==> flow/design.v <==
module sensor_if(input sens_active,reset,clk,output passed);
reg [255-1:0] shift_reg;
reg compleated,uninterupted;
  always @(posedge clk) begin
  if(~reset && sens_active && ~uninterupted)begin
      shift_reg <= {shift_reg[255-2:0], sens_active};
      if(shift_reg[255-1])begin
        uninterupted = 1;
        shift_reg <= 0;
      end
    end  
    if(~reset && uninterupted && ~sens_active)begin
      shift_reg <= {shift_reg[255-2:0], ~sens_active};
    end if(uninterupted && shift_reg[255-1] && ~sens_active) begin
      compleated = 1;
    end
    if(reset) begin
      shift_reg <= 0;
      compleated = 0;
      uninterupted = 0;
    end
  end
  assign passed = compleated;
endmodule
== Reports on sensor_if ==
What the tools print for sensor_if, step after step.
Line numbers count from 1 in the design file above.
Operators: Yosys type, input widths -> output width; for muxes data width and select width s.
A cell with - has no value.

* Top module: sensor_if
* Clock port: clk
* Library: sky130hd
* Timing corner: tt_025C_1v80

== Word-level counts ==
Yosys after proc, flatten, opt, wreduce and memory -nomap, before mapping. Memory bits, and registers merged into a memory's read port (data or address), are not among the register bits. Print and check cells are not counted. Equal cells are merged and count once.

* Muxes and demuxes: 5
* Bitwise operators: 3
* Reduce/logical cells: 7

{| class="wikitable"
|+ Operator list
! operator !! count
|-
| $mux 255 || 3
|-
| $logic_and 1x1->1 || 6
|-
| $not 1->1 || 3
|-
| $reduce_bool 2->1 || 1
|-
| $mux 1 || 2
|}

* Bits in registers: 257
* Bits of input ports: 3
* Output and inout port bits: 1
* Word-level cells: 18

== Longest topological paths ==
Depth = most cells in a row (Yosys ltp): at word level without a register or memory, in the mapped netlist without a sequential cell, where the memories' decode and read muxes count.

* Depth after elaboration: 7
* ABC_AREA: 0
* Mapped depth: 6
* Depth with buffers taken out: 3

== Netlist ==
Yosys stat after the flow's synthesis: flattened, memories mapped to cells. It holds for the ABC_AREA given above (unset counts as 0); a run with the other value may have another netlist.
Totals and module areas in this step are rounded.

{| class="wikitable"
|+ Cells by type
! cell type !! count !! total area (µm²)
|-
| sky130_fd_sc_hd__dfxtp_1 || 257 || 5.14E+03
|-
| sky130_fd_sc_hd__a21oi_1 || 256 || 1.28E+03
|-
| sky130_fd_sc_hd__nand2_1 || 255 || 957.168
|-
| sky130_fd_sc_hd__o21ai_0 || 154 || 770.739
|-
| sky130_fd_sc_hd__o21ai_1 || 100 || 500.48
|-
| sky130_fd_sc_hd__buf_2 || 41 || 205.197
|-
| sky130_fd_sc_hd__clkbuf_1 || 45 || 168.912
|-
| sky130_fd_sc_hd__buf_6 || 12 || 135.13
|-
| sky130_fd_sc_hd__clkbuf_2 || 13 || 65.062
|-
| sky130_fd_sc_hd__buf_4 || 2 || 15.014
|-
| sky130_fd_sc_hd__nor3b_2 || 1 || 12.512
|-
| sky130_fd_sc_hd__nor2_1 || 3 || 11.261
|-
| sky130_fd_sc_hd__xnor2_1 || 1 || 8.758
|-
| sky130_fd_sc_hd__a211oi_1 || 1 || 7.507
|-
| sky130_fd_sc_hd__and2b_1 || 1 || 7.507
|-
| sky130_fd_sc_hd__inv_1 || 1 || 3.754
|}

* Mapped cells: 1143
* Cell area after synthesis: 9300 µm²
* Area of sequential cells: 5140 µm²
* Flip-flop cells: 257
* Buffers: 113

== Timing after synthesis ==
Path of least setup slack by OpenSTA after synthesis, without wires, with an ideal clock, recovery checks aside; 20% of the period is set as input and as output delay. Where synthesis merged equal registers, the netlist keeps one of their names.

* Kind: input -> register
* Start: input port reset
* End: register shift_reg[202]
* Period: 5.0 ns
* Input delay: 1.000 ns
* Setup time: 0.132 ns
* Time at the first pin: 1.000 ns
* Data arrival time: 1.761 ns
* Data required time: 4.868 ns
* Path slack: 3.107 ns
* Path delay: 0.893 ns
* Driving pins on the path: 4
* Path buffers: 3
* Synthesis period reached: 1.893 ns

"path delay" is the arrival time less input delay plus setup time.
"driving pins on the path" counts driving pins, that of a launching flip-flop among them; a cell with two outputs on the path counts twice.
"synthesis period reached" = period - worst setup slack (recovery checks aside). The figure is calculated, with input and output delays left at 20% of the set period.
The rows between start and end are the longest chain of elaborated cells between them; the timing report does not say that the signal goes this way. Where chains are equally long, one stands for them.
A line is the first line of the expression or statement that the cell stems from. Yosys adds cells for indexed reads and writes and turns some case tables into memories.
At most two assigning lines are given for a register; there are more.

* Path through: sky130_fd_sc_hd__clkbuf_1 -> sky130_fd_sc_hd__clkbuf_1 -> sky130_fd_sc_hd__clkbuf_1 -> sky130_fd_sc_hd__a21oi_1
* Cells in the longest elaborated chain: 7
* Elaborated cells on any way between the ends: 9
* Classes of those cells: mux (3); logic (1); reduce/logical (5)

{| class="wikitable"
|+ RTL lines, path after synthesis
! item !! RTL line !! RTL
|-
| start, declared || 1 || <nowiki>module sensor_if(input sens_active,reset,clk,output passed);</nowiki>
|-
| $not 1->1 || 5 || <nowiki>if(~reset && sens_active && ~uninterupted)begin</nowiki>
|-
| $logic_and 1x1->1 x2 || 5 ||
|-
| $mux 1 || 5 ||
|-
| $logic_and 1x1->1 x2 || 12 || <nowiki>if(~reset && uninterupted && ~sens_active)begin</nowiki>
|-
| $mux 255 || 12 ||
|-
| end, assigned || 6 || <nowiki>shift_reg <= {shift_reg[255-2:0], sens_active};</nowiki>
|-
| end, assigned || 13 || <nowiki>shift_reg <= {shift_reg[255-2:0], ~sens_active};</nowiki>
|-
| end, declared || 2 || <nowiki>reg [255-1:0] shift_reg;</nowiki>
|}

== Path in the finished layout ==
From the final timing report of entry A: the path of least setup slack in the routed layout; clock arrival at registers is part of the times.

* Kind: register -> output
* Start: register compleated
* End: output port passed
* Period: 2.33 ns
* External output delay: 0.47 ns
* Time at the first pin: 0.52 ns
* Data arrival time: 1.09 ns
* Data required time: 1.86 ns
* Path slack: 0.78 ns
* Driving pins on the path: 2
* Path buffers: 1

* Path through: sky130_fd_sc_hd__dfxtp_1 -> sky130_fd_sc_hd__clkdlybuf4s15_1
* Cells in the longest elaborated chain: 0
* Elaborated cells on any way between the ends: 0
* RTL lines with such cells: 0

{| class="wikitable"
|+ RTL lines, path after layout
! item !! RTL line !! RTL
|-
| start, declared || 3 || <nowiki>reg compleated,uninterupted;</nowiki>
|-
| start, assigned || 15 || <nowiki>compleated = 1;</nowiki>
|-
| start, assigned || 19 || <nowiki>compleated = 0;</nowiki>
|-
| end, declared || 1 || <nowiki>module sensor_if(input sens_active,reset,clk,output passed);</nowiki>
|}

==> results <==
Below are 4 stored runs of the flow (Yosys, OpenROAD; platform sky130hd) on sensor_if, each with its settings and what was measured, unordered. Constraints: input delay and output delay 20% of the set period each, output load 0.01 pF.
"clock period reached" means the clock period less the worst setup slack. The figure is calculated, with input and output delays left at 20% of the set period.
"allowed time less slack (worst setup path)" means the part of the period allowed to the worst setup path (the constraints hold back 20% at inputs and 20% at outputs) less its slack; where the path has registers, the arrival times of their clocks count too.
"total power of the final layout" is the tool's figure for a default switching activity; nothing was simulated.
The measured numbers are rounded.

=== Entry A ===
{| class="wikitable"
! Setting !! Value
|-
| CAP_MARGIN || 25
|-
| CELL_PAD_IN_SITES_DETAIL_PLACEMENT || 0
|-
| CORE_MARGIN || 9
|-
| CORE_UTILIZATION || 37
|-
| CTS_CLUSTER_SIZE || 82
|-
| PLACE_DENSITY_LB_ADDON || 0.12
|-
| SETUP_SLACK_MARGIN || 0.68
|-
| period_ns || 2.33
|-
| SLEW_MARGIN || 20
|-
! Result !! Value
|-
| Cell area after synthesis || 9300 µm²
|-
| Die outline area || 31200 µm²
|-
| Standard-cell area after layout || 10500 µm²
|-
| Final utilization || 42.7 %
|-
| Lowest setup slack || 0.779 ns
|-
| Setup total negative slack || 0.000 ns
|-
| Worst hold slack in the final report || 0.370 ns
|-
| Total power of the final layout || 0.00887 W
|-
| Clock period reached || 1.551 ns
|-
| Allowed time less slack (worst setup path) || 1.09 ns
|-
| Critical path type || register -> output
|}

=== Entry B ===
{| class="wikitable"
! Setting !! Value
|-
| CAP_MARGIN || 5
|-
| CELL_PAD_IN_SITES_DETAIL_PLACEMENT || 2
|-
| CORE_MARGIN || 8
|-
| CORE_UTILIZATION || 40
|-
| CTS_CLUSTER_DIAMETER || 351
|-
| GPL_ROUTABILITY_DRIVEN || 1
|-
| GPL_TIMING_DRIVEN || 0
|-
| MAX_ROUTING_LAYER || met5
|-
| PLACE_DENSITY_LB_ADDON || 0.21
|-
| SLEW_MARGIN || 10
|-
| TNS_END_PERCENT || 90
|-
| period_ns || 1.52
|-
! Result !! Value
|-
| Cell area after synthesis || 9300 µm²
|-
| Die outline area || 28400 µm²
|-
| Standard-cell area after layout || 11500 µm²
|-
| Final utilization || 50.5 %
|-
| Lowest setup slack || -0.225 ns
|-
| Setup total negative slack || -3.76 ns
|-
| Worst hold slack in the final report || 0.428 ns
|-
| Total power of the final layout || 0.0147 W
|-
| Clock period reached || 1.745 ns
|-
| Allowed time less slack (worst setup path) || 1.75 ns
|-
| Critical path type || register -> register
|}

=== Entry C ===
{| class="wikitable"
! Setting !! Value
|-
| ABC_AREA || 1
|-
| CAP_MARGIN || 0
|-
| CORE_ASPECT_RATIO || 1.41
|-
| CORE_MARGIN || 10
|-
| CORE_UTILIZATION || 17
|-
| CTS_CLUSTER_DIAMETER || 23
|-
| CTS_CLUSTER_SIZE || 26
|-
| GPL_TIMING_DRIVEN || 0
|-
| HOLD_SLACK_MARGIN || 0.07
|-
| MAX_ROUTING_LAYER || met4
|-
| PLACE_DENSITY || 0.67
|-
| SETUP_SLACK_MARGIN || -0.25
|-
| SLEW_MARGIN || 0
|-
| period_ns || 3.37
|-
! Result !! Value
|-
| Cell area after synthesis || 15800 µm²
|-
| Die outline area || 106000 µm²
|-
| Standard-cell area after layout || 20500 µm²
|-
| Final utilization || 22.3 %
|-
| Lowest setup slack || 1.04 ns
|-
| Setup total negative slack || 0.000 ns
|-
| Worst hold slack in the final report || 0.567 ns
|-
| Total power of the final layout || 0.0136 W
|-
| Clock period reached || 2.333 ns
|-
| Allowed time less slack (worst setup path) || 1.66 ns
|-
| Critical path type || register -> output
|}

=== Entry D ===
{| class="wikitable"
! Setting !! Value
|-
| ABC_AREA || 1
|-
| CAP_MARGIN || 20
|-
| CORE_ASPECT_RATIO || 1.05
|-
| CORE_MARGIN || 10
|-
| CORE_UTILIZATION || 64
|-
| GPL_ROUTABILITY_DRIVEN || 1
|-
| GPL_TIMING_DRIVEN || 0
|-
| PLACE_DENSITY_LB_ADDON || 0.05
|-
| TNS_END_PERCENT || 95
|-
| period_ns || 1.68
|-
| SLEW_MARGIN || 20
|-
! Result !! Value
|-
| Cell area after synthesis || 15800 µm²
|-
| Die outline area || 31400 µm²
|-
| Standard-cell area after layout || 17500 µm²
|-
| Final utilization || 72.5 %
|-
| Lowest setup slack || 0.045 ns
|-
| Setup total negative slack || 0.000 ns
|-
| Worst hold slack in the final report || 0.185 ns
|-
| Total power of the final layout || 0.0167 W
|-
| Clock period reached || 1.635 ns
|-
| Allowed time less slack (worst setup path) || 1.64 ns
|-
| Critical path type || register -> register
|}
